==> flow/design.v <==
module converter_ascii_number (
	input [7:0] ascii_in,
	output[7:0] number_out);
	assign number_out = ascii_in;
endmodule
module operator_converter (
	input [7:0] in,
	output [7:0] out
);
localparam ADD = 0,
			SUB = 1,
			MULT = 2,
			DIV = 3;
assign out = (in == 8'd20) ? ADD : (in == 8'd21) ? SUB : (in == 8'd22) ? MULT : DIV;
endmodule
module convert_to_number
(
	input [7:0] num0,
	input [7:0] num1,
	input [7:0] num2,
	input [1:0] mode,
	output reg [7:0] out
);
always @(*) begin
	if (mode == 2'd0) begin
		out = num0;
	end
	else if (mode == 2'd1) begin
		out = num0*10 + num1;
	end
	else begin
		out = num0*100 + num1*10 + num2;
	end
end
endmodule
module divider (
	input clk,
	output rfd,
	input [7:0] dividend,
	input [7:0] divisor,
	output [7:0] quotient,
	output [7:0] fractional
);
	assign rfd = 1'b1;
	assign quotient = (divisor == 8'd0) ? 8'hFF : dividend / divisor;
	assign fractional = (divisor == 8'd0) ? dividend : dividend % divisor;
endmodule
module stack #(parameter size = 100)(
	input rst,
	input clk,
	input [7:0] data_in,
	input push_en,
	input pop_en,
	output [7:0] data_out,
	output is_empty	
);
	reg [7: 0] mem[size-1:0];
	reg[7:0] sp;
	always @(posedge clk) begin : proc_push
		if (rst)
			sp <= 0;
		else begin
			if (push_en) begin
				mem[sp] <= data_in;
				sp <= sp + 1;
			end
			if (pop_en) begin
					sp <= sp - 1'd1;
			end
		end
	end
	assign is_empty = (sp == 0);
	assign data_out = is_empty ? 8'd0 : mem[sp-1];
endmodule
module datapath (
	input clk,
	input rst,
	input num0_en,
	input num1_en,
	input num2_en,
	input index_cnt,
	input sel,
	input [1:0] mode,
	input operand_push,
	input operand_pop,
	input operator_push,
	input operator_pop,
	input num_clr,
	input result_en,
	input op1_en,
	input op2_en,
	input operator_en,
	output is_operand,
	output is_operator,
	output is_lt,
	output is_empty,
	output is_hash,
	output [7:0] data_out,
	output [7:0] rm,
	output rfd,
	output is_div,
	output op_is_empty,
	input [7:0] rom_data_in,
	output [6:0] rom_addr
);
localparam ADD = 0,
			SUB = 1,
			MULT = 2,
			DIV = 3;
wire [7:0] rom_data;
wire [7:0] converted_operator;
wire [7:0] converted_asci;
wire [7:0] convereted_decimal;
wire [7:0] top_operator;
wire [7:0] top_operand;
wire [7:0] operand_data_in;
wire [7:0] operator_data_in;
wire [7:0] divider_out, fractional;
wire operand_empty;
reg [7:0] num0, num1, num2;
reg [6:0] rom_index;
reg [7:0] result;
reg [7:0] op1, op2;
reg [7:0] operator;
assign rm = op2;
assign op_is_empty = is_empty;
assign rom_data = rom_data_in;
assign rom_addr = rom_index;
converter_ascii_number ascii_converter(rom_data, converted_asci);
convert_to_number decimal_converter(num0, num1, num2, mode, convereted_decimal);
operator_converter operator_converter(rom_data, converted_operator);
stack operands(.rst(rst), .clk(clk), .data_in(operand_data_in), .push_en(operand_push), .pop_en(operand_pop), .data_out(top_operand), .is_empty(operand_empty));
stack operators(.rst(rst), .clk(clk), .data_in(converted_operator), .push_en(operator_push), .pop_en(operator_pop), .data_out(top_operator), .is_empty(is_empty));
divider divider (
	.clk(clk),  
	.rfd(rfd),  
	.dividend(op1),  
	.divisor(op2),  
	.quotient(divider_out),  
	.fractional(fractional)
);  
assign is_div = top_operator == DIV;
assign data_out = top_operand;
assign operand_data_in = sel ? result : convereted_decimal;
assign is_operand = (rom_data >= 0 && rom_data < 10) ? 1 : 0;
assign is_operator = (rom_data >= 20 && rom_data <= 30) ? 1 : 0;
assign is_hash = rom_data == 8'd10;
assign is_lt = is_empty? 0: (converted_operator==ADD && (top_operator==SUB || top_operator==MULT || top_operator==DIV))
 		|| (converted_operator==SUB && (top_operator==MULT || top_operator==DIV)) 
		|| (converted_operator==DIV && (top_operator==MULT || top_operator==DIV));
always @(posedge clk) begin
	if (rst || num_clr) begin
		num0 <= 0;
		num1 <= 0;
		num2 <= 0;
	end
	else if (num0_en)
		num0 <= rom_data;
	else if (num1_en)
		num1 <= rom_data;
	else if (num2_en)
		num2 <= rom_data;
end
always @(posedge clk) begin
	if (rst) begin
		op1 <= 0;
		op2 <= 0;
	end
	else if (op1_en)
		op1 <= top_operand;
	else if (op2_en)
		op2 <= top_operand; 
end
always @(posedge clk) begin
	if (rst)
		operator <= 0;
	else if (operator_en)
		operator <= top_operator;
end
always @(posedge clk) begin
	if (rst)
		rom_index <= 0;
	else if (index_cnt)
		rom_index <= rom_index + 1;
end
always @(*) begin
	result = 0;
	begin
		if (operator == ADD) result = op1 + op2;
		else if (operator == SUB) result = op1 - op2;
		else if (operator == MULT) result = op1 * op2;
		else if (operator == DIV) result = divider_out;
	end
end
endmodule
module controller(
	input clk,
	input rst,
	input start,
	input is_operand,
	input is_operator,
	input is_lt,
	input is_empty,
	input is_hash,
	input is_div,
	input op_is_empty,
	output reg num0_en,
	output reg num1_en,
	output reg num2_en,
	output reg index_cnt,
	output reg sel,
	output reg operand_push,
	output reg operator_push,
	output reg operand_pop,
	output reg operator_pop,
	output reg num_clr,
	output reg result_en,
	output reg op1_en,
	output reg op2_en,
	output reg operator_en,
	output [1:0] mode,
	output reg done,
	output reg [4:0] ps
);
reg [4:0] ns, div_count;
reg [1:0] count;
assign mode = count-1;
always @(*) begin
	ns = 5'd0;
	case (ps)
		5'd0: if(start) ns = 1;
			else ns = 0;
		5'd1: if(is_operand) ns = 2;
			  else if(is_hash) ns = 9;
		5'd3: if(is_operator && is_lt==0) ns = 8;
				else if(is_operator && is_lt) ns = 17;
				else if (is_operand) ns=2;
			  else if(is_hash) ns = 9;
		5'd8: ns = 1;
		5'd10: if(op_is_empty) ns = 16;
				else ns = 11;
		5'd14: if(is_div &&  div_count<15 ) ns = 5'd14;
				else ns = 5'd15;
		5'd15: if(op_is_empty) ns = 16;
				else ns = 10;
		5'd16: ns = 16;
		5'd22: if(div_count<15 && is_div) ns = 5'd22;
				else ns = 5'd23;
		5'd24: ns = 1;
		default: ns = ps + 1;
	endcase
end
always @(posedge clk) begin
	if (rst) begin
		ps <= 5'd0;
		div_count <= 0;
	end
	else begin
		ps <= ns;
		if (ps==10)
			div_count <= 0;
		if (is_div && ps>10)
			div_count <= div_count + 1;
		if (ps==2)
			count <= count + 1;
		if (ps==1) begin
			count <= 0;
		end
	end
end
always @(*) begin
	num0_en = 0;
	num1_en = 0;
	num2_en = 0;
	index_cnt = 0;
	sel = 0;
	operand_push = 0;
	operator_push = 0;
	operand_pop = 0;
	operator_pop = 0;
	num_clr = 0;
	result_en = 0;
	op1_en = 0;
	op2_en = 0;
	operator_en = 0;
	done = 0;
	case (ps)
		5'd1:begin
			num_clr = 1;
		end
		5'd2: begin
			if (count==0)
				num0_en = 1;
			else if(count==1)
				num1_en = 1;
			else if (count==2)
				num2_en = 1;
			index_cnt = 1;
		end
		5'd8: begin
			operand_push = 1;
			operator_push = 1;
			index_cnt = 1;
		end
		5'd9: begin
			operand_push = 1;
		end
		5'd10: begin
			op2_en = 1;
			operator_en = 1;
		end
		5'd11: begin
			operand_pop = 1;
		end
		5'd12: begin
			op1_en = 1;
		end
		5'd13: begin
			operand_pop = 1;
		end
		5'd15: begin
			result_en = 1;
			operator_pop = 1;
			sel = 1;
			operand_push = 1;
		end
		5'd16: begin
			done = 1;
		end
		5'd17: begin
			operand_push = 1;
		end
		5'd18: begin
			op2_en = 1;
			operator_en = 1;
		end
		5'd19: begin
			operand_pop = 1;
		end
		5'd20: begin
			op1_en = 1;
		end
		5'd21: begin
			operand_pop = 1;
		end
		5'd23: begin
			operator_pop = 1;
			result_en = 1;
		end
		5'd24: begin
			sel = 1;
			operand_push = 1;
			operator_push = 1;
			index_cnt = 1;
		end
		default:
			sel = 0;
	endcase
end
endmodule
module calculator
(	
	input clk, 
	input rst,
	input start,
	input [7:0] rom_data,
	output [6:0] rom_addr,
	output done,
	output [7:0] result
);
wire is_operand, is_operator, is_lt, is_empty, is_hash,
	num0_en, num1_en, num2_en, index_cnt, sel, operand_push, operator_push,
	operand_pop, operator_pop, num_clr, result_en, op1_en, op2_en, operator_en, rfd, is_div, op_is_empty;
wire [1:0] mode;
wire [7:0] data_out, inx;
wire [4:0] ps;
controller ctrl(clk, rst, start, is_operand, is_operator, is_lt, is_empty, is_hash, is_div, op_is_empty,
				num0_en, num1_en, num2_en, index_cnt, sel, operand_push, operator_push,
				operand_pop, operator_pop, num_clr, result_en, op1_en, op2_en,
				operator_en, mode, done, ps);
datapath dp(clk, rst, num0_en, num1_en, num2_en, index_cnt, sel, mode, operand_push,
			operand_pop, operator_push, operator_pop, num_clr, result_en, op1_en,
			op2_en, operator_en, is_operand, is_operator, is_lt, is_empty, is_hash, data_out, inx, rfd, is_div, op_is_empty,
			rom_data, rom_addr);
assign result = data_out;
endmodule
Hand-over note for calculator

-- Step by step through the tools: calculator
Tool output for the design above before and after an edit, in the order of the flow.
Lines under "unedited" count in the file above, lines under "edited" in the edited file.
"difference": "edited" minus "unedited" as printed here. "rel. change": 100 x difference / "unedited".
Operators: Yosys type, input widths -> output width; for muxes data width and select width s.
Cell names lack the library's common part.
Not given: -
- design top: calculator
- clock input: clk
- library: sky130hd
- timing corner: tt_025C_1v80

-- The edit
Unified diff, file above to edited file.
The edited RTL no longer does the same as the RTL above: the edit was made by script, with no optimisation intended.
begin of diff
@@ -132,12 +132,7 @@
 stack operands(.rst(rst), .clk(clk), .data_in(operand_data_in), .push_en(operand_push), .pop_en(operand_pop), .data_out(top_operand), .is_empty(operand_empty));
 stack operators(.rst(rst), .clk(clk), .data_in(converted_operator), .push_en(operator_push), .pop_en(operator_pop), .data_out(top_operator), .is_empty(is_empty));
-divider divider (
-	.clk(clk),  
-	.rfd(rfd),  
-	.dividend(op1),  
-	.divisor(op2),  
-	.quotient(divider_out),  
-	.fractional(fractional)
-);  
+assign rfd = 0;
+assign divider_out = op1;
+assign fractional = op1;  
 assign is_div = top_operator == DIV;
 assign data_out = top_operand;
end of diff

-- Word level
Source: Yosys, flattened and elaborated, memories not mapped. Widths are those after wreduce. Registers that Yosys merges into a memory's read port (data or address) are not register bits. Print and check cells do not count.
Yosys's memory passes give these memory sizes; they may raise the number of words (mostly to a power of two), join words into wider ones and drop unused or constant bits.
- word-level totals (item ; unedited ; edited ; difference ; rel. change (%)):
    bits in registers ; 83 ; 83 ; 0 ; 0.00
    bits in writable memories ; 1600 ; 1600 ; 0 ; 0.00
    memories ; 2 ; 2 ; 0 ; 0.00
    output and inout bits ; 16 ; 16 ; 0 ; 0.00
    word-level cells ; 184 ; 181 ; -3 ; -1.63
- operators by class (item ; unedited ; edited ; difference ; rel. change (%)):
    $add $sub $neg ; 16 ; 16 ; 0 ; 0.00
    $mul ; 4 ; 4 ; 0 ; 0.00
    div/mod/pow operators ; 1 ; 0 ; -1 ; -100.00
    $lt $le $gt $ge ; 6 ; 6 ; 0 ; 0.00
    equal/unequal tests ; 35 ; 35 ; 0 ; 0.00
    multiplexer cells ; 64 ; 63 ; -1 ; -1.56
    bitwise logic cells ; 5 ; 5 ; 0 ; 0.00
    reduce/logical cells ; 39 ; 38 ; -1 ; -2.56
- memories (item ; unedited ; edited):
    shape (words x width / read and write ports) ; dp.operands.mem 100 x 8 bit 1R1W; dp.operators.mem 100 x 8 bit 1R1W ; dp.operands.mem 100 x 8 bit 1R1W; dp.operators.mem 100 x 8 bit 1R1W
- operators with widths (kind ; unedited ; edited ; difference ; rel. change (%)):
    $mux 8 ; 18 ; 17 ; -1 ; -5.56
    $logic_not 8->1 ; 5 ; 4 ; -1 ; -20.00
    $div 8x8->8 ; 1 ; 0 ; -1 ; -100.00
Unchanged operator kinds not shown: 46.

-- Logic depth
Depth = most cells in a row (Yosys ltp): at word level without a register or memory, in the mapped netlist without a sequential cell, where the memories' decode and read muxes count.
- logic depth (item ; unedited ; edited ; difference ; rel. change (%)):
    depth after elaboration ; 13 ; 13 ; 0 ; 0.00
    ABC_AREA ; 0 ; 0 ; - ; -
    mapped depth ; 57 ; 18 ; -39 ; -68.42
    gate-level depth less buffers ; 56 ; 18 ; -38 ; -67.86

-- Mapped cells and area
The flow's flattened synthesis, as Yosys stat reports it; memories are mapped. The netlist is that of the ABC_AREA named above (0 if unset); the other value can give another one.
- cell types (type ; unedited ; edited ; difference ; rel. change (%)):
    nor3_1 ; 86 ; 16 ; -70 ; -81.40
    nor2_1 ; 284 ; 324 ; +40 ; +14.08
    ha_1 ; 125 ; 87 ; -38 ; -30.40
    nand2_1 ; 79 ; 102 ; +23 ; +29.11
    clkbuf_1 ; 90 ; 70 ; -20 ; -22.22
    mux2i_1 ; 47 ; 66 ; +19 ; +40.43
    o21a_1 ; 20 ; 3 ; -17 ; -85.00
    inv_1 ; 84 ; 70 ; -14 ; -16.67
    nand2b_1 ; 23 ; 11 ; -12 ; -52.17
    a21o_1 ; 26 ; 15 ; -11 ; -42.31
    xor2_1 ; 27 ; 18 ; -9 ; -33.33
    o22ai_1 ; 9 ; 0 ; -9 ; -100.00
    mux4_2 ; 302 ; 294 ; -8 ; -2.65
    xnor2_1 ; 60 ; 52 ; -8 ; -13.33
    a21oi_1 ; 71 ; 65 ; -6 ; -8.45
    o21ai_0 ; 48 ; 43 ; -5 ; -10.42
    mux2_2 ; 14 ; 9 ; -5 ; -35.71
    nor4_1 ; 8 ; 3 ; -5 ; -62.50
Unchanged cell types not shown: 13.
Not every row of either side is listed.
- mapped netlist (item ; unedited ; edited ; difference ; rel. change (%)):
    mapped cells ; 2760 ; 2603 ; -157 ; -5.69
    chip area (Yosys) (mm^2) ; 0.0474568 ; 0.0461605 ; -0.0012963 ; -2.73
    flip-flops ; 1077 ; 1077 ; 0 ; 0.00
    buffers ; 140 ; 120 ; -20 ; -14.29
By module: a second synthesis without flattening, with its own total; a netlist apart from the flattened one above.
- second synthesis, totals (item ; unedited ; edited ; difference ; rel. change (%)):
    cell total of the unflattened synthesis ; 4039 ; 3739 ; -300 ; -7.43
    area total of the unflattened synthesis (mm^2) ; 0.0718839 ; 0.0698019 ; -0.0020820 ; -2.90
Each row is one instance without its submodules.
- modules, unedited (module ; times used ; cells ; area (mm^2) ; seq. area (mm^2)):
    stack ; 2 ; 1498 ; 0.0317992 ; 0.0241832
    datapath ; 1 ; 470 ; 0.0038399 ; 0.0011011
    divider ; 1 ; 293 ; 0.0021008 ; 0
    convert_to_number ; 1 ; 135 ; 0.0011686 ; 0
    controller ; 1 ; 133 ; 0.0010973 ; 0.0002602
    operator_converter ; 1 ; 12 ; 0.0000788 ; 0
    calculator ; 1 ; 0 ; 0 ; 0
- modules, edited (module ; times used ; cells ; area (mm^2) ; seq. area (mm^2)):
    stack ; 2 ; 1498 ; 0.0317992 ; 0.0241832
    datapath ; 1 ; 463 ; 0.0038587 ; 0.0011011
    convert_to_number ; 1 ; 135 ; 0.0011686 ; 0
    controller ; 1 ; 133 ; 0.0010973 ; 0.0002602
    operator_converter ; 1 ; 12 ; 0.0000788 ; 0
    calculator ; 1 ; 0 ; 0 ; 0

-- Worst setup path after synthesis
Path of least setup slack by OpenSTA after synthesis, without wires, with an ideal clock, recovery checks aside; 20% of the period is set as input and as output delay. Where synthesis merged equal registers, the netlist keeps one of their names.
- timing after synthesis (item ; unedited ; edited ; difference ; rel. change (%)):
    path type ; flip-flop to flip-flop ; flip-flop to flip-flop ; - ; -
    start point ; reg dp.op2[7] ; reg dp.op1[1] ; - ; -
    end point ; mem dp.operands.mem[0][0] ; mem dp.operands.mem[0][7] ; - ; -
    period (ps) ; 12000 ; 12000 ; 0 ; 0.00
    time at the first pin (ps) ; 0 ; 0 ; 0 ; -
    arrival (ps) ; 14326 ; 9052 ; -5274 ; -36.81
    data required time (ps) ; 10995 ; 10708 ; -287 ; -2.61
    path slack (ps) ; -3330 ; 1656 ; +4986 ; -
    delay of the path (ps) ; 15331 ; 10344 ; -4987 ; -32.53
    stages ; 47 ; 17 ; -30 ; -63.83
    path buffers ; 1 ; 0 ; -1 ; -100.00
    period reached after synthesis (ps) ; 15330 ; 10344 ; -4986 ; -32.52
"delay of the path" = arrival - input delay + setup time.
"stages" counts driving pins, that of a launching flip-flop among them; a cell with two outputs on the path counts twice.
"period reached after synthesis" is the clock period less the worst setup slack; recovery checks do not enter. This is arithmetic on one report: input and output delays are still those of the set period (20% each).
On the way, after synthesis, unedited:
- cell sequence: dfxtp_1 -> nor4_1 -> nand2_1 -> nor2_1 -> a21oi_1 -> ha_1 -> or3_1 -> nand3_1 -> o221ai_1 -> ha_1 -> o21a_1 -> o211ai_1 -> mux2_2 -> ha_1 -> o21a_1 -> o21a_1 -> o21ai_1 -> mux2_2 -> [11 not listed] -> o211ai_1 -> clkbuf_1 -> mux2_2 -> ha_1 -> o21a_1 -> o21ai_0 -> a21boi_0 -> o211ai_1 -> nand2_1 -> mux2_2 -> ha_1 -> a21o_1 -> a21o_1 -> a21o_1 -> a21o_1 -> a21o_1 -> a211oi_1 -> o31ai_1
- ends and longest elaborated chain, after synthesis, unedited (item ; line ; RTL):
    start: declaration ; 123 ; reg [7:0] op1, op2;
    start: assignment ; 167 ; op2 <= 0;
    start: assignment ; 172 ; op2 <= top_operand;
    end: declaration ; 57 ; reg [7: 0] mem[size-1:0];
unedited: No chain of elaborated cells between the ends is given.
On the way, after synthesis, edited:
- cell sequence: dfxtp_1 -> inv_1 -> nor2_1 -> fa_1 -> inv_1 -> fa_1 -> inv_1 -> ha_1 -> fa_1 -> ha_1 -> a21o_1 -> a21oi_1 -> xnor2_1 -> xnor2_1 -> o31ai_1 -> a41o_1 -> o41ai_1
- ends and longest elaborated chain, after synthesis, edited (item ; line ; RTL):
    start: declaration ; 123 ; reg [7:0] op1, op2;
    start: assignment ; 161 ; op1 <= 0;
    start: assignment ; 165 ; op1 <= top_operand;
    end: declaration ; 57 ; reg [7: 0] mem[size-1:0];
edited: No chain of elaborated cells between the ends is given.

-- Timing after layout
From the final timing report of each run of set A: the path of least setup slack in the routed layout; clock arrival at registers is part of the times.
The report prints the path's times to 10 ps; the period is as set.
- timing post-layout (item ; unedited ; edited ; difference ; rel. change (%)):
    path type ; flip-flop to flip-flop ; flip-flop to output port ; - ; -
    start point ; reg dp.op2[5] ; reg dp.operands.sp[0] ; - ; -
    end point ; mem dp.operands.mem[48][0] ; out result[6] ; - ; -
    period (ps) ; 11700 ; 11700 ; 0 ; 0.00
    time at the first pin (ps) ; 650 ; 660 ; +10 ; +1.54
    arrival (ps) ; 11970 ; 5880 ; -6090 ; -50.88
    data required time (ps) ; 12120 ; 9360 ; -2760 ; -22.77
    path slack (ps) ; 150 ; 3480 ; +3330 ; -
    stages ; 61 ; 12 ; -49 ; -80.33
    path buffers ; 5 ; 2 ; -3 ; -60.00
Between the ends stands the longest chain of elaborated cells between them, by number of cells; it is not shown to be the way that was timed. Of several equally long chains one is given.
Each line given opens the expression or statement behind the cell; cells for indexed reads and writes are added by Yosys, which also makes memories of some case tables.
A memory read counts as a cell of the chain, while the word-level depth stops at memories.
A register here has more assigning lines than the two given.
On the way, post-layout, unedited:
- cell sequence: dfxtp_4 -> nor4_4 -> nand2_2 -> nor2_4 -> a21oi_2 -> ha_1 -> buf_4 -> o21a_1 -> a21oi_2 -> ha_1 -> o21a_1 -> o21a_1 -> o211ai_1 -> nand2_1 -> o21ai_4 -> ha_4 -> o21a_1 -> o21a_1 -> [25 not listed] -> o21ai_2 -> a21boi_2 -> o211ai_1 -> nand2_2 -> nor2_2 -> a21oi_2 -> ha_1 -> a21o_1 -> a21o_1 -> a21o_1 -> a21o_1 -> a21o_1 -> a21o_1 -> a211oi_4 -> o31ai_4 -> buf_12 -> buf_12 -> clkbuf_16
- ends and longest elaborated chain, post-layout, unedited (item ; line ; RTL):
    start: declaration ; 123 ; reg [7:0] op1, op2;
    start: assignment ; 167 ; op2 <= 0;
    start: assignment ; 172 ; op2 <= top_operand;
    end: declaration ; 57 ; reg [7: 0] mem[size-1:0];
unedited: No chain of elaborated cells between the ends is given.
On the way, post-layout, edited:
- cell sequence: dfxtp_4 -> inv_1 -> ha_4 -> buf_4 -> mux4_2 -> mux4_2 -> nor2b_1 -> a211oi_1 -> a21oi_1 -> a21oi_1 -> nor2_1 -> clkdlybuf4s50_1
- noted length of the longest elaborated chain: 3
- elaborated cells on any way between the ends: 4
- RTL lines with such cells at 3
- ends and longest elaborated chain, post-layout, edited (item ; line ; RTL):
    start: declaration ; 58 ; reg[7:0] sp;
    start: assignment ; 65 ; sp <= sp + 1;
    start: assignment ; 68 ; sp <= sp - 1'd1;
    $sub 7x1->7 ; 73 ; assign data_out = is_empty ? 8'd0 : mem[sp-1];
    $mem_v2 100x8 ; 57 ; reg [7: 0] mem[size-1:0];
    $mux 8 ; 73 ;
    end: declaration ; 364 ; output [7:0] result

-- Measured runs
Runs of the flow (Yosys, OpenROAD) on both versions; the two runs of a pair have the same settings. The constraints put input and output delay at 20% of the set period each and load the outputs with 0.01 pF.
Settings, set A:
- noted CORE_UTILIZATION: 40
- period_ns at 11.7
- noted CAP_MARGIN: 20
- CORE_MARGIN: 2
- noted SLEW_MARGIN: 20
- results, set A (item ; unedited ; edited ; difference ; rel. change (%)):
    mapped cell area after synthesis (mm^2) ; 0.0474568 ; 0.0461605 ; -0.0012963 ; -2.73
    total die area (mm^2) ; 0.121414 ; 0.118133 ; -0.003281 ; -2.70
    standard-cell area after routing (mm^2) ; 0.0540268 ; 0.0518222 ; -0.0022046 ; -4.08
    post-layout utilization (%) ; 45.8 ; 45.3 ; -0.5 ; -
    worst setup slack after layout (ps) ; 154 ; 3484 ; +3330 ; -
    total negative slack (ps) ; 0 ; 0 ; 0 ; -
    worst hold slack after layout (ps) ; 505 ; 492 ; -13 ; -
    achieved period (ps) ; 11546 ; 8216 ; -3330 ; -28.84
Settings, set B:
- ABC_AREA: 0
- noted CAP_MARGIN: 10
- noted CORE_UTILIZATION: 53
- GPL_TIMING_DRIVEN at 0
- MAX_ROUTING_LAYER: met5
- MIN_ROUTING_LAYER: met2
- PLACE_DENSITY: 0.45
- SETUP_SLACK_MARGIN at 1.87
- period_ns at 11.6
- CORE_MARGIN: 2
- noted SLEW_MARGIN: 20
- results, set B (item ; unedited ; edited ; difference ; rel. change (%)):
    mapped cell area after synthesis (mm^2) ; 0.0474568 ; 0.0461605 ; -0.0012963 ; -2.73
    total die area (mm^2) ; 0.0919515 ; 0.0894728 ; -0.0024787 ; -2.70
    standard-cell area after routing (mm^2) ; 0.054949 ; 0.0523615 ; -0.0025875 ; -4.71
    post-layout utilization (%) ; 62.1 ; 60.5 ; -1.6 ; -
    worst setup slack after layout (ps) ; 249 ; 1916 ; +1667 ; -
    total negative slack (ps) ; 0 ; 0 ; 0 ; -
    worst hold slack after layout (ps) ; 491 ; 487 ; -4 ; -
    achieved period (ps) ; 11351 ; 9684 ; -1667 ; -14.69
"achieved period" = clock period - worst setup slack. The figure is calculated, with input and output delays left at 20% of the set period.

End of note.
